==> flow/design.v <==
    localparam ADD     = 4'b0000;
    localparam SUB     = 4'b0001;
    localparam OR      = 4'b0010;
    localparam AND     = 4'b0011;
    localparam XOR     = 4'b0100;
    localparam NOT     = 4'b0101;
    localparam READ    = 4'b0110;
    localparam WRITE   = 4'b0111;
    localparam LOAD    = 4'b1000;
    localparam CMP     = 4'b1001;
    localparam SHIFT   = 4'b1010;
    localparam JMP     = 4'b1011;
    localparam JMPC    = 4'b1100;
    localparam SPECIAL = 4'b1101;
    localparam STACK   = 4'b1110;
    localparam MEM_NOP   = 2'b00;
    localparam MEM_READ  = 2'b01;
    localparam MEM_WRITE = 2'b10;
    localparam CMP_EQ_BIT       = 0;
    localparam CMP_RA_GT_RB_BIT = 1;
    localparam CMP_RB_GT_RA_BIT = 2;
    localparam CMP_RA_ZERO_BIT  = 3;
    localparam CMP_RB_ZERO_BIT  = 4;
    localparam CMP_CODE_EQ       = 3'b000;
    localparam CMP_CODE_RA_GT_RB = 3'b001;
    localparam CMP_CODE_RB_GT_RA = 3'b010;
    localparam CMP_CODE_RA_ZERO  = 3'b011;
    localparam CMP_CODE_RB_ZERO  = 3'b100;
    localparam FETCH         = 10'b0000000001;
    localparam DECODE        = 10'b0000000010;
    localparam REG_READ      = 10'b0000000100;
    localparam EXEC          = 10'b0000001000;
    localparam STORE         = 10'b0000010000;
    localparam REG_WRITE     = 10'b0000100000;
    localparam FETCH_IRQ_NUM = 10'b0001000000;
    localparam SAVE_PC       = 10'b0010000000;
    localparam ENTER_ISR     = 10'b0100000000;
    localparam DECREMENT_SP  = 10'b1000000000;
    localparam RAM_SIZE  = 16'h8000;
    localparam APP       = 16'h0064;
    localparam TIMER1_COUNT         = RAM_SIZE - 10;
    localparam TIMER_ENABLE         = RAM_SIZE - 9;
    localparam UART_1_RW            = RAM_SIZE - 2;
    localparam UART_1_RX_DATA_READY = RAM_SIZE - 1;
    localparam UART_1_TX_READY      = RAM_SIZE;
module alu(input wire I_clk,
    input wire I_reset,
    input wire I_enable,
    input wire[3:0] I_opcode,
    input wire I_opcode_mode,
    input wire[7:0] I_immediate,
    input wire[15:0] I_pc,
    input wire[15:0] I_rA,
    input wire[15:0] I_rB,
    input wire[2:0] I_compare_code,
    input wire I_irq_active,
    output reg[15:0] O_out,
    output reg O_write_rD,
    output reg O_write_pc,
    output reg O_irq_enable,
    output reg[1:0] O_memory_size,
    output reg[1:0] O_memory_mode);
     localparam ADD     = 4'b0000;
    localparam SUB     = 4'b0001;
    localparam OR      = 4'b0010;
    localparam AND     = 4'b0011;
    localparam XOR     = 4'b0100;
    localparam NOT     = 4'b0101;
    localparam READ    = 4'b0110;
    localparam WRITE   = 4'b0111;
    localparam LOAD    = 4'b1000;
    localparam CMP     = 4'b1001;
    localparam SHIFT   = 4'b1010;
    localparam JMP     = 4'b1011;
    localparam JMPC    = 4'b1100;
    localparam SPECIAL = 4'b1101;
    localparam STACK   = 4'b1110;
     localparam MEM_NOP   = 2'b00;
    localparam MEM_READ  = 2'b01;
    localparam MEM_WRITE = 2'b10;
     localparam CMP_EQ_BIT       = 0;
    localparam CMP_RA_GT_RB_BIT = 1;
    localparam CMP_RB_GT_RA_BIT = 2;
    localparam CMP_RA_ZERO_BIT  = 3;
    localparam CMP_RB_ZERO_BIT  = 4;
    localparam CMP_CODE_EQ       = 3'b000;
    localparam CMP_CODE_RA_GT_RB = 3'b001;
    localparam CMP_CODE_RB_GT_RA = 3'b010;
    localparam CMP_CODE_RA_ZERO  = 3'b011;
    localparam CMP_CODE_RB_ZERO  = 3'b100;
localparam OPCODE_MODE_SIGNED = 1'b0;
localparam OPCODE_MODE_UNSIGNED = 1'b1;
localparam OPCODE_MODE_HI = 1'b1;
localparam OPCODE_MODE_LO = 1'b0;
localparam OPCODE_MODE_IMMEDIATE = 1'b1;
reg irq_recover;
always @(posedge I_clk)
begin: ALU
    if (I_reset) begin
        O_irq_enable <= 0;
        irq_recover <= 0;
    end
    else begin
    if (I_enable == 1) begin
        if (I_opcode == ADD)
        begin
            if (I_opcode_mode == OPCODE_MODE_SIGNED)
            begin
                if (I_immediate[0] == 1) begin
                    O_out <= $signed(I_rA) + $signed({{12{I_immediate[4]}}, I_immediate[4:1]});
                end
                else begin
                    O_out <= $signed(I_rA) + $signed(I_rB);
                end
            end
            else begin
                if (I_immediate[0] == 1) begin
                    O_out <= $unsigned(I_rA) + $unsigned({12'b0, I_immediate[4:1]});
                end
                else begin
                    O_out <= $unsigned(I_rA) + $unsigned(I_rB);
                end
            end
            O_write_pc <= 0;
            O_write_rD <= 1;
            O_memory_mode <= MEM_NOP;
            O_memory_size <= 1;
        end
        else if (I_opcode == SUB)
        begin
            if (I_opcode_mode == OPCODE_MODE_SIGNED)
            begin
                if (I_immediate[0] == 1) begin
                    O_out <= $signed(I_rA) - $signed({{12{I_immediate[4]}}, I_immediate[4:1]});
                end
                else begin
                    O_out <= $signed(I_rA) - $signed(I_rB);
                end
            end
            else begin
                if (I_immediate[0] == 1) begin
                    O_out <= $unsigned(I_rA) - $signed({12'b0, I_immediate[4:1]});
                end
                else begin
                    O_out <= $unsigned(I_rA) - $unsigned(I_rB);
                end
            end
            O_write_pc <= 0;
            O_write_rD <= 1;
            O_memory_mode <= MEM_NOP;
            O_memory_size <= 1;
        end
        else if (I_opcode == OR)
        begin
            if (I_opcode_mode == OPCODE_MODE_IMMEDIATE) begin
                O_out <= I_rA | {11'b0, I_immediate[4:0]};
            end 
            else begin 
                O_out <= I_rA | I_rB;
            end
            O_write_pc <= 0;
            O_write_rD <= 1;
            O_memory_mode <= MEM_NOP;
            O_memory_size <= 1;
        end
        else if (I_opcode == AND)
        begin
            if (I_opcode_mode == OPCODE_MODE_IMMEDIATE) begin
                O_out <= I_rA & {11'b0, I_immediate[4:0]};
            end 
            else begin 
                O_out <= I_rA & I_rB;
            end
            O_write_pc <= 0;
            O_write_rD <= 1;
            O_memory_mode <= MEM_NOP;
            O_memory_size <= 1;
        end
        else if (I_opcode == XOR)
        begin
            if (I_opcode_mode == OPCODE_MODE_IMMEDIATE) begin
                O_out <= I_rA ^ {11'b0, I_immediate[4:0]};
            end 
            else begin 
                O_out <= I_rA ^ I_rB;
            end
            O_write_pc <= 0;
            O_write_rD <= 1;
            O_memory_mode <= MEM_NOP;
            O_memory_size <= 1;
        end
        else if (I_opcode == NOT)
        begin
            O_out <= ~I_rA;
            O_write_pc <= 0;
            O_write_rD <= 1;
            O_memory_mode <= MEM_NOP;
            O_memory_size <= 1;
        end
        else if (I_opcode == READ)
        begin
            O_out <= $signed(I_rA) + $signed({{11{I_immediate[4]}}, I_immediate[4:0]});
            O_write_pc <= 0;
            O_write_rD <= 1;
            O_memory_mode <= MEM_READ;
            O_memory_size <= I_opcode_mode == 1 ? 2 : 1;
        end
        else if (I_opcode == WRITE)
        begin
            O_out <= $signed(I_rA) + $signed({{11{I_immediate[4]}}, I_immediate[4:0]});
            O_write_pc <= 0;
            O_write_rD <= 0;
            O_memory_mode <= MEM_WRITE;
            O_memory_size <= I_opcode_mode == 1 ? 2 : 1;
        end
        else if (I_opcode == LOAD)
        begin
            if (I_opcode_mode == OPCODE_MODE_HI)
            begin
                O_out[15:8] <= I_immediate;
                O_out[7:0] <= 0;
            end
            else begin
                O_out[15:8] <= 0;
                O_out[7:0] <= I_immediate;
            end
            O_write_pc <= 0;
            O_write_rD <= 1;
            O_memory_mode <= MEM_NOP;
            O_memory_size <= 1;
        end
        else if (I_opcode == CMP)
        begin
            if (I_opcode_mode == OPCODE_MODE_SIGNED)
            begin
                O_out[CMP_RB_GT_RA_BIT] <= $signed(I_rA) < $signed(I_rB) ? 1 : 0;
                O_out[CMP_RA_GT_RB_BIT] <= $signed(I_rA) > $signed(I_rB) ? 1 : 0;
                O_out[CMP_EQ_BIT]       <= $signed(I_rA) == $signed(I_rB) ? 1 : 0;
                O_out[CMP_RA_ZERO_BIT]  <= $signed(I_rA) == 0 ? 1 : 0;
                O_out[CMP_RB_ZERO_BIT]  <= $signed(I_rB) == 0 ? 1 : 0;
            end
            else
            begin
                O_out[CMP_RB_GT_RA_BIT] <= $unsigned(I_rA) < $unsigned(I_rB) ? 1 : 0;
                O_out[CMP_RA_GT_RB_BIT] <= $unsigned(I_rA) > $unsigned(I_rB) ? 1 : 0;
                O_out[CMP_EQ_BIT]       <= $unsigned(I_rA) == $unsigned(I_rB) ? 1 : 0;
                O_out[CMP_RA_ZERO_BIT]  <= $unsigned(I_rA) == 0 ? 1 : 0;
                O_out[CMP_RB_ZERO_BIT]  <= $unsigned(I_rB) == 0 ? 1 : 0;
            end
            O_out[15:5] <= 0;
            O_write_pc <= 0;
            O_write_rD <= 1;
            O_memory_mode <= MEM_NOP;
            O_memory_size <= 1;
        end
        else if (I_opcode == SHIFT)
        begin
            if (I_opcode_mode == 1) begin
                O_out <= I_rA >> $unsigned(I_immediate);
            end
            else begin
                O_out <= I_rA << $unsigned(I_immediate);
            end
            O_write_pc <= 0;
            O_write_rD <= 1;
            O_memory_mode <= MEM_NOP;
            O_memory_size <= 1;
        end
        else if (I_opcode == JMP)
        begin
            if (I_opcode_mode == 0) begin
                O_out <= $signed(I_pc) + $signed({{8{I_immediate[7]}}, I_immediate});
            end
            else begin
                O_out <= I_rA;
            end
            O_write_pc <= 1;
            O_write_rD <= 0;
            O_memory_mode <= MEM_NOP;
            O_memory_size <= 1;
        end
        else if (I_opcode == JMPC)
        begin
            if (I_opcode_mode == 1) begin
                O_out <= $signed(I_pc) + $signed({{8{I_immediate[4]}}, I_immediate});
            end
            else begin
                O_out <= I_rB;
            end
            O_memory_mode <= MEM_NOP;
            O_memory_size <= 1;
            O_write_rD <= 0;
            if (I_compare_code == CMP_CODE_EQ)
            begin
                O_write_pc <= I_rA[CMP_EQ_BIT] == 1 ? 1 : 0;
            end
            else if(I_compare_code == CMP_CODE_RA_GT_RB)
            begin
                O_write_pc <= I_rA[CMP_RA_GT_RB_BIT] == 1 ? 1 : 0;
            end
            else if(I_compare_code == CMP_CODE_RB_GT_RA)
            begin
                O_write_pc <= I_rA[CMP_RB_GT_RA_BIT] == 1 ? 1 : 0;
            end
            else if(I_compare_code == CMP_CODE_RA_ZERO)
            begin
                O_write_pc <= I_rA[CMP_RA_ZERO_BIT] == 1 ? 1 : 0;
            end
            else if(I_compare_code == CMP_CODE_RB_ZERO)
            begin
                O_write_pc <= I_rA[CMP_RB_ZERO_BIT] == 1 ? 1 : 0;
            end
        end
        else if(I_opcode == SPECIAL)
        begin
            if (I_immediate[2:0] == 3'b000) begin 
                O_out <= I_pc;
                O_memory_mode <= MEM_NOP;
                O_write_rD <= 1;
                O_write_pc <= 0;
                O_memory_size <= 1;
            end
            else if (I_immediate[2:0] == 3'b001) begin 
                O_out <= I_pc;
                O_memory_mode <= MEM_NOP;
                O_write_rD <= 0;
                O_write_pc <= 0;
                O_memory_size <= 1;
                O_irq_enable <= 1;
                irq_recover <= 1;
            end
            else if (I_immediate[2:0] == 3'b010) begin 
                O_out <= I_pc;
                O_memory_mode <= MEM_NOP;
                O_write_rD <= 0;
                O_write_pc <= 0;
                O_memory_size <= 1;
                O_irq_enable <= 0;
                irq_recover <= 0;
            end
            else if (I_immediate[2:0] == 3'b100) begin 
                O_out <= $signed(I_rA) + 2;
                O_memory_mode <= MEM_READ;
                O_write_rD <= 0;
                O_write_pc <= 1;
                O_memory_size <= 2;
                O_irq_enable <= irq_recover;
            end
        end
        else if(I_opcode == STACK)
        begin
            if (I_opcode_mode == 0) begin
                O_out <= $signed(I_rA) - 2;
                O_memory_mode <= MEM_WRITE;
                O_write_rD <= 1;
                O_write_pc <= 0;
                O_memory_size <= 2;
            end 
            else if (I_opcode_mode == 1) begin
                O_out <= $signed(I_rA) + 2;
                O_memory_mode <= MEM_READ;
                O_write_rD <= 1;
                O_write_pc <= 0;
                O_memory_size <= 2;
            end
        end
    end
    if (I_irq_active) begin
        O_irq_enable <= 0;
    end
    end
end
endmodule
module ctrl_unit(input wire I_clk, 
    input wire I_reset,
    /*verilator lint_off UNUSED*/
    input wire[15:0] I_instruction,
    input wire I_mem_ready,
    input wire I_data_ready,
    input wire I_irq_enabled,
    input wire I_irq_active,
    output reg O_irq_ack,
    output reg[9:0] O_state,
    output reg O_execute,
    output reg O_push_pc);
     localparam ADD     = 4'b0000;
    localparam SUB     = 4'b0001;
    localparam OR      = 4'b0010;
    localparam AND     = 4'b0011;
    localparam XOR     = 4'b0100;
    localparam NOT     = 4'b0101;
    localparam READ    = 4'b0110;
    localparam WRITE   = 4'b0111;
    localparam LOAD    = 4'b1000;
    localparam CMP     = 4'b1001;
    localparam SHIFT   = 4'b1010;
    localparam JMP     = 4'b1011;
    localparam JMPC    = 4'b1100;
    localparam SPECIAL = 4'b1101;
    localparam STACK   = 4'b1110;
     localparam FETCH         = 10'b0000000001;
    localparam DECODE        = 10'b0000000010;
    localparam REG_READ      = 10'b0000000100;
    localparam EXEC          = 10'b0000001000;
    localparam STORE         = 10'b0000010000;
    localparam REG_WRITE     = 10'b0000100000;
    localparam FETCH_IRQ_NUM = 10'b0001000000;
    localparam SAVE_PC       = 10'b0010000000;
    localparam ENTER_ISR     = 10'b0100000000;
    localparam DECREMENT_SP  = 10'b1000000000;
reg mem_wait, wait_irq_number, irq_save_pc;
reg[15:0] instr;
always @(posedge I_clk)
begin: CTRL_UNIT
    if (I_reset == 1) 
    begin
        mem_wait <= 0;
        O_state <= 1;
        O_execute <= 0;
        O_irq_ack <= 0;
        O_push_pc <= 0;
        wait_irq_number <= 0;
        irq_save_pc <= 0;
    end
    else if (O_state == FETCH)
    begin
        if (I_mem_ready == 1 && mem_wait == 0)
        begin
            O_execute <= 1;
            mem_wait <= 1;
        end
        else if (mem_wait == 1)
        begin
            O_execute <= 0;
            if (I_data_ready == 1)
            begin
                mem_wait <= 0;
                O_state <= DECODE;
            end
        end
    end
    else if (O_state == DECODE)
    begin
        O_state <= REG_READ;
        instr <= I_instruction;
    end
    else if (O_state == REG_READ)
    begin
        O_state <= EXEC;
    end
    else if (O_state == EXEC)
    begin
        if (instr[15:12] == WRITE || instr[15:12] == READ || (instr[15:12] == SPECIAL && instr[2:0] == 3'b100) || instr[15:12] == STACK)
        begin
            if (I_mem_ready == 1 && mem_wait == 0)
            begin
                O_execute <= 1;
                mem_wait <= 1;
            end
            O_state <= STORE; 
        end
        else 
        begin
            O_state <= REG_WRITE;
        end
    end
    else if (O_state == STORE)
    begin
        if (I_mem_ready == 1 && mem_wait == 0)
        begin
            O_execute <= 1;
            mem_wait <= 1;
        end
        else if (mem_wait == 1)
        begin
            O_execute <= 0;
            if (((instr[15:12] == WRITE || (instr[15:12] == STACK && instr[8] == 0)) && I_mem_ready == 1) 
                || ((instr[15:12] == READ || (instr[15:12] == SPECIAL && instr[2:0] == 3'b100) || (instr[15:12] == STACK && instr[8])) && I_data_ready == 1))
            begin
                mem_wait <= 0;
                O_state <= REG_WRITE;
            end
        end
    end
    else if (O_state == REG_WRITE)
    begin
        if ((instr[15:12] == STACK && instr[8]) || (instr[15:12] == SPECIAL && instr[2:0] == 3'b100)) begin
            O_state <= DECREMENT_SP;
        end
        else begin
if (I_irq_enabled && I_irq_active && irq_save_pc == 0) begin
                O_irq_ack <= 1;
                O_state <= FETCH_IRQ_NUM;
            end
            else if (irq_save_pc == 1) begin
                irq_save_pc <= 0;
                O_push_pc <= 0;
                O_state <= ENTER_ISR;
            end
            else begin
                O_state <= FETCH;
            end
        end
    end
    else if (O_state == FETCH_IRQ_NUM) begin
        O_irq_ack <= 0;
        if (wait_irq_number == 1) begin
            O_state <= SAVE_PC;
            wait_irq_number <= 0;
        end
        else begin
            wait_irq_number <= 1;
        end
    end
    else if (O_state == SAVE_PC) begin
        irq_save_pc <= 1;
        O_push_pc <= 1;
        O_irq_ack <= 0;
        O_state <= DECODE;
    end
    else if (O_state == ENTER_ISR) begin
        O_state <= FETCH;
    end
    else if (O_state == DECREMENT_SP) begin
        if (I_irq_enabled && I_irq_active && irq_save_pc == 0) begin
            O_irq_ack <= 1;
            O_state <= FETCH_IRQ_NUM;
        end
        else if (irq_save_pc == 1) begin
            irq_save_pc <= 0;
            O_push_pc <= 0;
            O_state <= ENTER_ISR;
        end
        else begin
            O_state <= FETCH;
        end
    end
end
endmodule
module decoder(input wire I_clk,
    input wire I_reset, 
    input wire I_enable,
    input wire[15:0] I_instruction,
    output reg [3:0] O_opcode,
    output reg[2:0] O_rD_select,
    output reg[1:0] O_rD_write_pos,
    output reg[2:0] O_rA_select,
    output reg[2:0] O_rB_select,
    output reg[7:0] O_immediate,
    output reg O_mode);
     localparam ADD     = 4'b0000;
    localparam SUB     = 4'b0001;
    localparam OR      = 4'b0010;
    localparam AND     = 4'b0011;
    localparam XOR     = 4'b0100;
    localparam NOT     = 4'b0101;
    localparam READ    = 4'b0110;
    localparam WRITE   = 4'b0111;
    localparam LOAD    = 4'b1000;
    localparam CMP     = 4'b1001;
    localparam SHIFT   = 4'b1010;
    localparam JMP     = 4'b1011;
    localparam JMPC    = 4'b1100;
    localparam SPECIAL = 4'b1101;
    localparam STACK   = 4'b1110;
always @(posedge I_clk)
begin: decoder
    if (I_enable == 1 && I_reset == 0)
    begin
        O_opcode    <= I_instruction[15:12];
        O_rD_select <= I_instruction[11:9];
        O_rA_select <= I_instruction[7:5];
        O_rB_select <= I_instruction[4:2];
        O_mode      <= I_instruction[8];
        if (I_instruction[15:12] == WRITE)
        begin
            O_immediate <= {{3{I_instruction[11]}}, I_instruction[11:9], I_instruction[1:0]}; 
            O_rD_write_pos <= 0;
        end
        else if(I_instruction[15:12] == LOAD || I_instruction[15:12] == JMP)
        begin
            O_immediate <= I_instruction[7:0];
            if (I_instruction[8] == 0) begin
                O_rD_write_pos <= 1;
            end
            else begin
                O_rD_write_pos <= 2;
            end
        end
        else begin
            O_immediate <= {{3{I_instruction[4]}}, I_instruction[4:0]};
            O_rD_write_pos <= 0;
        end
    end
end
endmodule
module mem_ctrl(input wire I_clk,
    input wire I_reset, 
    input wire I_exec,
    input wire I_write,
    input wire[1:0] I_size,
    input wire[15:0] I_addr, 
    input wire[15:0] I_data,
    input wire MEM_ready,
    input wire[15:0] MEM_data_in,
    input wire MEM_data_ready,
    output reg[15:0] O_data, 
    output reg O_data_ready,
    output reg O_ready,
    output reg MEM_exec,
    output reg MEM_write,
    output reg[15:0] MEM_addr,
    output reg[1:0] MEM_size,
    output reg[15:0] MEM_data_out);
reg[1:0] state;
always @(*)
begin
    MEM_addr = I_addr;
    MEM_write = I_write;
    MEM_size = I_size;
    MEM_data_out = I_data;
    O_data = MEM_data_in;
    if (state == 0)
    begin
        O_ready = MEM_ready && !I_exec;
    end
    else
    begin
        O_ready = 0;
    end
end
always @(posedge I_clk)
begin: MEM_CTRL
    if (I_reset == 1) begin
        state <= 0;
        MEM_exec <= 0;
        O_data_ready <= 0;
    end
    else begin
        if (state == 0 && I_exec == 1 && MEM_ready == 1) 
        begin
            O_data_ready <= 0;
            MEM_exec <= 1;
            if (I_write == 1) 
            begin
                state <= 2;
            end
            else
            begin
                state <= 1;
            end
        end
        else if (state == 1)
        begin
            MEM_exec <= 0;
            if (MEM_data_ready == 1)
            begin
                O_data_ready <= 1;
                state <= 2;  
            end
        end
        else if (state == 2)
        begin
            MEM_exec <= 0;
            O_data_ready <= 0;
            if (MEM_ready == 1)
            begin
                state <= 0;
            end
        end
    end
end
endmodule
module pc(input wire I_clk,
    input wire I_reset,
    input wire I_enable,
    input wire[15:0] I_in,
    input wire I_write,
    output reg[15:0] O_out);
always @(posedge I_clk)
begin: PC
    if (I_reset == 1) begin
        O_out <= 0;
    end
    else if (I_enable == 1)
    begin
        if (I_write == 1)
        begin
            O_out <= I_in;
        end
        else begin
            O_out <= O_out + 2;
        end
    end
end
endmodule
module register(input wire I_clk,
    input wire I_reset, 
    input wire I_enable,
    input wire[2:0] I_rD_select,
    input wire[2:0] I_rA_select,
    input wire[2:0] I_rB_select,
    input wire[15:0] I_rD_in,
    input wire I_rD_write,
    input wire[1:0] I_rD_write_pos,
    output reg[15:0] O_rA_out,
    output reg[15:0] O_rB_out);
reg[15:0] registers[0:7];
integer i;
always @(posedge I_clk)
begin: register
    if (I_reset) begin
        for (i=0; i < 8; i=i+1) begin
            registers[i] <= 0;
        end
    end
    else if (I_enable == 1)
    begin
        O_rA_out <= registers[I_rA_select];
        O_rB_out <= registers[I_rB_select];
        if (I_rD_write == 1)
        begin
            if (I_rD_write_pos == 0) begin
                registers[I_rD_select] <= I_rD_in;
            end
            else if (I_rD_write_pos == 1) begin
                registers[I_rD_select][7:0] <= I_rD_in[7:0];
            end
            else if(I_rD_write_pos == 2) begin
                registers[I_rD_select][15:8] <= I_rD_in[15:8];
            end
        end
    end
end
endmodule
module core(input wire I_clk, 
    input wire I_reset,
    input wire I_irq_active,
    input wire MEM_ready,
    input wire[15:0] MEM_data_in, 
    input wire MEM_data_ready,
    output reg O_irq_ack,
    output reg MEM_exec, 
    output reg MEM_write,
    output reg[1:0] MEM_size, 
    output reg[15:0] MEM_addr, 
    output reg[15:0] MEM_data_out);
     localparam ADD     = 4'b0000;
    localparam SUB     = 4'b0001;
    localparam OR      = 4'b0010;
    localparam AND     = 4'b0011;
    localparam XOR     = 4'b0100;
    localparam NOT     = 4'b0101;
    localparam READ    = 4'b0110;
    localparam WRITE   = 4'b0111;
    localparam LOAD    = 4'b1000;
    localparam CMP     = 4'b1001;
    localparam SHIFT   = 4'b1010;
    localparam JMP     = 4'b1011;
    localparam JMPC    = 4'b1100;
    localparam SPECIAL = 4'b1101;
    localparam STACK   = 4'b1110;
     localparam FETCH         = 10'b0000000001;
    localparam DECODE        = 10'b0000000010;
    localparam REG_READ      = 10'b0000000100;
    localparam EXEC          = 10'b0000001000;
    localparam STORE         = 10'b0000010000;
    localparam REG_WRITE     = 10'b0000100000;
    localparam FETCH_IRQ_NUM = 10'b0001000000;
    localparam SAVE_PC       = 10'b0010000000;
    localparam ENTER_ISR     = 10'b0100000000;
    localparam DECREMENT_SP  = 10'b1000000000;
     localparam MEM_NOP   = 2'b00;
    localparam MEM_READ  = 2'b01;
    localparam MEM_WRITE = 2'b10;
    localparam RAM_SIZE  = 16'h8000;
    localparam APP       = 16'h0064;
    localparam TIMER1_COUNT         = RAM_SIZE - 10;
    localparam TIMER_ENABLE         = RAM_SIZE - 9;
    localparam UART_1_RW            = RAM_SIZE - 2;
    localparam UART_1_RX_DATA_READY = RAM_SIZE - 1;
    localparam UART_1_TX_READY      = RAM_SIZE;
localparam PUSH_PC_INSTRUCTION = {STACK, 4'b1110, {3{1'b1}}, 5'b00001};
reg alu_enable, decoder_enable, register_enable, pc_enable, mem_enable;
wire push_pc;
reg write_rD, pc_write, mem_write;
wire alu_pc_write, mem_ready, mem_execute, mem_data_ready, alu_write_rD, mode, irq_ack, alu_irq_enable;
wire[1:0] rD_write_pos;
reg[1:0] memory_mode, memory_size, alu_memory_size;
reg[2:0] reg_rD_select, rD_select, rA_select, rB_select;
reg[3:0] opcode;
reg[7:0] immediate;
reg[15:0] irq_number, pc_out, pc_in, rA_out, rB_out, alu_out, register_in, instruction, mem_addr, mem_data_in, mem_data_out;
/*verilator lint_off UNUSED*/
reg[9:0] state;
reg read_irq_number;
reg[15:0] instruction_q;
alu alu(.I_clk(I_clk),
    .I_reset(I_reset), 
    .I_enable(alu_enable),
    .I_opcode(opcode),
    .I_opcode_mode(mode),
    .I_immediate(immediate),
    .I_pc(pc_out),
    .I_rA(rA_out),
    .I_rB(rB_out),
    .I_compare_code(rD_select),
    .I_irq_active(irq_ack),
    .O_memory_mode(memory_mode),
    .O_memory_size(alu_memory_size),
    .O_out(alu_out),
    .O_write_rD(alu_write_rD),
    .O_write_pc(alu_pc_write),
    .O_irq_enable(alu_irq_enable));
ctrl_unit ctrl_unit(.I_clk(I_clk),
    .I_reset(I_reset),
    .I_irq_active(I_irq_active),
    .I_irq_enabled(alu_irq_enable), 
    .I_instruction(instruction),
    .I_mem_ready(mem_ready),
    .I_data_ready(mem_data_ready),
    .O_irq_ack(irq_ack),
    .O_state(state),
    .O_execute(mem_execute),
    .O_push_pc(push_pc));
decoder decoder(.I_clk(I_clk), 
    .I_reset(I_reset), 
    .I_enable(decoder_enable),
    .I_instruction(instruction),
    .O_opcode(opcode),
    .O_rD_select(rD_select),
    .O_rD_write_pos(rD_write_pos),
    .O_rA_select(rA_select),
    .O_rB_select(rB_select),
    .O_immediate(immediate),
    .O_mode(mode));
mem_ctrl mem_ctrl(.I_clk(I_clk), 
    .I_reset(I_reset), 
    .I_exec(mem_execute),
    .I_write(mem_write),
    .I_size(memory_size),
    .I_addr(mem_addr),
    .I_data(mem_data_in),
    .O_data(mem_data_out),
    .O_data_ready(mem_data_ready),
    .O_ready(mem_ready),
    .MEM_ready(MEM_ready),
    .MEM_exec(MEM_exec),
    .MEM_write(MEM_write),
    .MEM_size(MEM_size),
    .MEM_addr(MEM_addr),
    .MEM_data_out(MEM_data_out),
    .MEM_data_in(MEM_data_in),
    .MEM_data_ready(MEM_data_ready));
register register(.I_clk(I_clk), 
    .I_reset(I_reset), 
    .I_enable(register_enable),
    .I_rD_write(write_rD),
    .I_rD_select(reg_rD_select),
    .I_rD_write_pos(rD_write_pos),
    .I_rA_select(rA_select),
    .I_rB_select(rB_select),
    .O_rA_out(rA_out),
    .O_rB_out(rB_out),
    .I_rD_in(register_in));
pc pc(.I_clk(I_clk),
    .I_reset(I_reset), 
    .I_in(pc_in),
    .I_enable(pc_enable),
    .I_write(pc_write),
    .O_out(pc_out));
always @(posedge I_clk)
begin: INSTRUCTION_HOLD
    if (state == DECODE) begin
        instruction_q <= instruction;
    end
end
always @(posedge I_clk)
begin: IRQ_READ_NUMBER
    if (I_reset == 1) begin
        read_irq_number <= 0;
    end
    else if (irq_ack == 1) begin
        read_irq_number <= 1;
    end
    if (read_irq_number == 1) begin
        irq_number <= MEM_data_in;
        read_irq_number <= 0;
    end
end
always @(*)
begin
    begin
        if (state == DECODE) begin
            instruction = push_pc ? PUSH_PC_INSTRUCTION : MEM_data_in; 
        end
        else begin
            instruction = instruction_q;
        end
        decoder_enable = state == DECODE;
        register_enable = (state == REG_READ) || (state == REG_WRITE) || (state == DECREMENT_SP);
        alu_enable = state == EXEC;
        mem_enable = (state == STORE) || (state == SAVE_PC);
        pc_enable = (state == REG_WRITE) || (state == ENTER_ISR);
        mem_data_in = (opcode == STACK && instruction[0] == 1) ? pc_out : rB_out;
        write_rD = ((state == REG_WRITE) && alu_write_rD) || (state == DECREMENT_SP);
        memory_size = (state == FETCH) ? 2 : alu_memory_size;
        O_irq_ack = irq_ack;
        if (state != FETCH && ((opcode == SPECIAL && instruction[2:0] == 3'b100) || (opcode == STACK && instruction[8] == 1))) begin
            mem_addr = rA_out;
        end
        else begin
            mem_addr = mem_enable ? alu_out : pc_out;
        end
        if (state == DECREMENT_SP) begin
            reg_rD_select = rA_select;
        end
        else begin
            reg_rD_select = rD_select;
        end
        if (state == ENTER_ISR) begin
            pc_in = APP + irq_number * 2;
            pc_write = 1;
        end
        else if (instruction[15:12] == SPECIAL && instruction[2:0] == 3'b100) begin
            pc_in = mem_data_out;
            pc_write = 1;
        end
        else begin
            pc_in = alu_out;
            pc_write = alu_pc_write;
        end
        if (memory_mode == MEM_READ && state != DECREMENT_SP) begin
            register_in = mem_data_out;
        end
        else begin
            register_in = alu_out;
        end
        if (mem_enable && memory_mode == MEM_WRITE)
        begin
            mem_write = 1;
        end
        else begin
            mem_write = 0;
        end
    end
end
endmodule
# [Reports on core]
# What the tools print for core, step after step.
# Lines are those of the file above, counted from 1.
# Cell names lack the library's common part.
# Not given: -
[setup] top_module="core" clk_port="I_clk" lib="sky130hd" lib_corner="tt_025C_1v80"

# [Elaborated design]
# Source: Yosys, flattened and elaborated, memories not mapped. Widths are those after wreduce. Registers that Yosys merges into a memory's read port (data or address) are not register bits. Print and check cells do not count.
# Memory sizes are those after Yosys's memory passes, which may raise the word count (mostly to a power of two), join words into wider ones and drop unused or constant bits.
[bits] register_bits=132 ramBits=128 n_memories=1 in_bits=21 out_inout_bits=37
[memory_table] memory="register.registers" size=8 word_bits=16 line_no=708 text="reg[15:0] registers[0:7];"
[classes] add_sub_neg=15 cmp=4 equal=70 shift=2 n_mux=436 logic=34 reduce_logical=75
[ops] op="16-bit 2-to-1 mux" n=24
[ops] op="8-bit 2-to-1 mux" n=37
[ops] op="1-bit 2-to-1 mux" n=285
[ops] op="10-bit 2-to-1 mux" n=19
[ops] op="3-bit 2-to-1 mux" n=34
[ops] op="2-bit 2-to-1 mux" n=35
[ops] op="32-bit logical NOT" n=2
[ops] op="4-bit == test with constant B" n=12
[ops] op="17-bit AND reduction" n=2
[ops] op="16-bit adder" n=2
[ops] op="16-bit subtractor" n=2
[ops] op="16-bit greater-than comparator" n=2
[ops] op="16-bit < comparator" n=2
[ops] op="16-bit == test" n=2
[ops] op="16-bit by 4-bit adder with 16-bit output" n=2
[ops] op="16-bit by 4-bit subtractor with 16-bit output" n=2
[ops] op="16-bit logical NOT" n=2
[ops] op="4-bit by 3-bit == test with 1-bit output with constant B" n=7
[ops] op="1-bit NOT" n=25
[ops] op="1-bit logical AND" n=20
[ops] op="18-bit by 5-bit != test with 1-bit output with constant B" n=1
[ops] op="18-bit by 6-bit != test with 1-bit output with constant B" n=1
[ops] op="16-bit AND" n=1
[ops] op="16-bit OR" n=1
[ops] op="16-bit XOR" n=1
[ops] op="16-bit by 2-bit adder with 16-bit output with constant B" n=1
[ops] op="16-bit by 3-bit adder with 16-bit output with constant B" n=1
[ops] op="16-bit by 3-bit subtractor with 16-bit output with constant B" n=1
# Not listed: further kinds 62, cells in them 110.

# [Depth]
# Depth = most cells in a row (Yosys ltp): at word level without a register or memory, in the mapped netlist without a sequential cell, where the memories' decode and read muxes count.
[logic_depth] word_depth=19 ABC_AREA=1 mapped_depth=23

# [Netlist]
# Yosys stat after the flow's synthesis: flattened, memories mapped to cells. It holds for the ABC_AREA given above (unset counts as 0); a run with the other value may have another netlist.
[synth_totals] cell_count=3649 synth_area_um2=24646.1 sequential_area_um2=8137.8 ff_cells=286 n_buf=170
[types] cell_type="edfxtp_1" n=241 type_area_um2=7.24E+03
[types] cell_type="nand2_1" n=887 type_area_um2=3.33E+03
[types] cell_type="o21ai_0" n=349 type_area_um2=1.75E+03
[types] cell_type="a21oi_1" n=332 type_area_um2=1.66E+03
[types] cell_type="nor2_1" n=414 type_area_um2=1553.99
[types] cell_type="inv_1" n=383 type_area_um2=1.44E+03
[types] cell_type="ha_1" n=113 type_area_um2=1.41E+03
[types] cell_type="nand3_1" n=222 type_area_um2=1.11E+03
[types] cell_type="dfxtp_1" n=45 type_area_um2=900.864
[types] cell_type="o211ai_1" n=74 type_area_um2=555.533
[types] cell_type="clkbuf_1" n=101 type_area_um2=379.114
[types] cell_type="xor2_1" n=39 type_area_um2=341.578
[types] cell_type="a31oi_1" n=53 type_area_um2=331.568
[types] cell_type="o21ai_1" n=51 type_area_um2=255.245
[types] cell_type="buf_2" n=39 type_area_um2=195.187
[types] cell_type="nand4_1" n=26 type_area_um2=162.656
[types] cell_type="nor3_1" n=31 type_area_um2=155.149
[types] cell_type="fa_1" n=6 type_area_um2=120.115
# Other cell types: 51; their cells: 243.

# [Timing after synthesis]
# Source: OpenSTA report_checks on the synthesized netlist (no wires, ideal clock, input and output delay 20% of the period each), path of least setup slack; recovery checks are left aside. Register names are those of the netlist, which keeps one name where synthesis merged equal registers.
[synth_path] path_type="input to output" startpoint="input MEM_data_in[1]" endpoint="output MEM_addr[11]" period_ps=7000 in_delay_ps=1400 launch_ps=1400 arrival_time_ps=2666 t_required_ps=5600 path_slack_ps=2934 delay_ps=1266 stages=8 n_path_buf=1 period_less_setup_slack_ps=4066
# "delay_ps" is the arrival time less input delay plus setup time.
# A path that ends at an output port has no setup time.
# "stages" counts driving pins, that of a launching flip-flop among them; a cell with two outputs on the path counts twice.
# "period_less_setup_slack_ps" is the clock period less the worst setup slack; recovery checks do not enter. This is arithmetic on one report: input and output delays are still those of the set period (20% each).
# The rows between start and end are the longest chain of elaborated cells between them; the timing report does not say that the signal goes this way. Where chains are equally long, one stands for them.
# Each line given opens the expression or statement behind the cell; cells for indexed reads and writes are added by Yosys, which also makes memories of some case tables.
[synth_via] cell_sequence="inv_1 > o21ai_0 > nor3_2 > a22o_1 > nand2_1 > clkbuf_1 > o211ai_1 > o21ai_0" elab_chain_cells=7
[synth_lines] item="start, declared" line_no=740 text="input wire[15:0] MEM_data_in,"
[synth_lines] item="16-bit 2-to-1 mux" line_no=895 text="instruction = push_pc ? PUSH_PC_INSTRUCTION : MEM_data_in;"
[synth_lines] item="16-bit 2-to-1 mux" line_no=894 text="if (state == DECODE) begin"
[synth_lines] item="3-bit == test" line_no=909 text="if (state != FETCH && ((opcode == SPECIAL && instruction[2:0] == 3'b100) || (opcode == STACK && instruction[8] ..."
[synth_lines] item="1-bit logical AND" line_no=909
[synth_lines] item="1-bit logical OR" line_no=909
[synth_lines] item="1-bit logical AND" line_no=909
[synth_lines] item="16-bit 2-to-1 mux" line_no=909
[synth_lines] item="end, declared" line_no=746 text="output reg[15:0] MEM_addr,"
# Some nets on the timed path still bear RTL names; the line given drives or declares the net.
[synth_named_nets] signal="ctrl_unit.I_instruction[1]" line_no=894

# [Path in the finished layout]
# From the final timing report of flow run 1: the path of least setup slack in the routed layout; clock arrival at registers is part of the times.
# The path's times are printed in steps of 10 ps; the period is the one set.
[layout_path] path_type="input to output" startpoint="input MEM_data_in[1]" endpoint="output MEM_addr[12]" period_ps=9130 in_delay_ps=1830 launch_ps=1830 arrival_time_ps=5130 t_required_ps=7300 path_slack_ps=2180 stages=9 n_path_buf=2
# The rows between start and end are the longest chain of elaborated cells between them; the timing report does not say that the signal goes this way. Where chains are equally long, one stands for them.
[layout_via] cell_sequence="clkdlybuf4s50_1 > inv_1 > o21ai_0 > nor3_2 > a22o_1 > nand2_2 > o211ai_1 > o21ai_0 > clkdlybuf4s50_1" elab_chain_cells=7
[layout_lines] item="start, declared" line_no=740 text="input wire[15:0] MEM_data_in,"
[layout_lines] item="16-bit 2-to-1 mux" line_no=895 text="instruction = push_pc ? PUSH_PC_INSTRUCTION : MEM_data_in;"
[layout_lines] item="16-bit 2-to-1 mux" line_no=894 text="if (state == DECODE) begin"
[layout_lines] item="3-bit == test" line_no=909 text="if (state != FETCH && ((opcode == SPECIAL && instruction[2:0] == 3'b100) || (opcode == STACK && instruction[8] ..."
[layout_lines] item="1-bit logical AND" line_no=909
[layout_lines] item="1-bit logical OR" line_no=909
[layout_lines] item="1-bit logical AND" line_no=909
[layout_lines] item="16-bit 2-to-1 mux" line_no=909
[layout_lines] item="end, declared" line_no=746 text="output reg[15:0] MEM_addr,"
# Some nets on the timed path still bear RTL names; the line given drives or declares the net.
[layout_named_nets] signal="ctrl_unit.I_instruction[1]" line_no=894

Add stored flow runs of core

Measured data: module core, platform sky130hd, 2 stored runs of the flow under differing settings, order arbitrary. Input and output delays are each 20% of the period that was set; the output load is 0.01 pF.
"period_less_ws_ps" = clock period - worst setup slack. The figure is calculated, with input and output delays left at 20% of the set period.
By "worstPathTime_ps" is meant the share of the clock period that the worst setup path is allowed (20% is reserved at inputs, 20% at outputs), minus its slack. Clock arrival times at its registers enter into it.
"total_power_uw" rests on the timing tool's default activity at the inputs, not on a simulated workload.
"worstPathTime_ps" is given in steps of 10 ps.

[flow] flow run 1: files
==> flow/run.sh <==
#!/bin/bash
# the make line also repeats the synthesis and layout settings of config.mk as NAME=value (left out here)
make -C /OpenROAD-flow-scripts/flow DESIGN_CONFIG=/design/flow/config.mk WORK_HOME=/design/flow/orfs CLKGATE_MAP_FILE= finish
==> flow/config.mk <==
export PLATFORM = sky130hd
export DESIGN_NAME = core
export DESIGN_NICKNAME = core
export VERILOG_FILES = /design/flow/design.v
export SDC_FILE = /design/flow/constraint.sdc
export NUM_CORES = 4
export LEC_CHECK = 0
export ABC_AREA = 1
export CAP_MARGIN = 20
export CELL_PAD_IN_SITES_DETAIL_PLACEMENT = 0
export CORE_ASPECT_RATIO = 0.56
export CORE_MARGIN = 2
export CORE_UTILIZATION = 16
export GPL_ROUTABILITY_DRIVEN = 0
export HOLD_SLACK_MARGIN = 0.25
export MAX_ROUTING_LAYER = met4
export SLEW_MARGIN = 35
export TNS_END_PERCENT = 95
==> flow/constraint.sdc <==
create_clock -name core_clock -period 9.13 [get_ports {I_clk}]
set_input_delay 1.8260 -clock core_clock [delete_from_list [all_inputs] [get_ports {I_clk}]]
set_output_delay 1.8260 -clock core_clock [all_outputs]
set_load 0.01 [all_outputs]

[flow] flow run 1: metrics
[metrics] worst_setup_slack_ps = 2178
[metrics] worst_hold_slack_ps = 466
[metrics] synthArea_um2 = 24646.1
[metrics] final_cell_area_um2 = 28392.2
[metrics] worstPathTime_ps = 3300
[metrics] timing.worst_path_kind = input to output
[metrics] timing.setup.tns_ps = 0
[metrics] final_util_pct = 18.6
[metrics] total_power_uw = 2857
[metrics] period_less_ws_ps = 6952
[metrics] die_um2 = 157328.0

[flow] flow run 2: files
==> flow/run.sh <==
#!/bin/bash
# the make line also repeats the synthesis and layout settings of config.mk as NAME=value (left out here)
make -C /OpenROAD-flow-scripts/flow DESIGN_CONFIG=/design/flow/config.mk WORK_HOME=/design/flow/orfs CLKGATE_MAP_FILE= finish
==> flow/config.mk <==
export PLATFORM = sky130hd
export DESIGN_NAME = core
export DESIGN_NICKNAME = core
export VERILOG_FILES = /design/flow/design.v
export SDC_FILE = /design/flow/constraint.sdc
export NUM_CORES = 4
export LEC_CHECK = 0
export ABC_AREA = 1
export CAP_MARGIN = 20
export CELL_PAD_IN_SITES_DETAIL_PLACEMENT = 0
export CELL_PAD_IN_SITES_GLOBAL_PLACEMENT = 1
export CORE_ASPECT_RATIO = 0.56
export CORE_MARGIN = 2
export CORE_UTILIZATION = 16
export GPL_ROUTABILITY_DRIVEN = 0
export HOLD_SLACK_MARGIN = 0.25
export MAX_ROUTING_LAYER = met5
export SLEW_MARGIN = 35
export TNS_END_PERCENT = 60
==> flow/constraint.sdc <==
create_clock -name core_clock -period 9.13 [get_ports {I_clk}]
set_input_delay 1.8260 -clock core_clock [delete_from_list [all_inputs] [get_ports {I_clk}]]
set_output_delay 1.8260 -clock core_clock [all_outputs]
set_load 0.01 [all_outputs]

[flow] flow run 2: metrics
[metrics] worst_setup_slack_ps = 2548
[metrics] worst_hold_slack_ps = 466
[metrics] synthArea_um2 = 24646.1
[metrics] final_cell_area_um2 = 28721.3
[metrics] worstPathTime_ps = 2930
[metrics] timing.worst_path_kind = input to output
[metrics] timing.setup.tns_ps = 0
[metrics] final_util_pct = 18.8
[metrics] total_power_uw = 3082
[metrics] period_less_ws_ps = 6582
[metrics] die_um2 = 157328.0
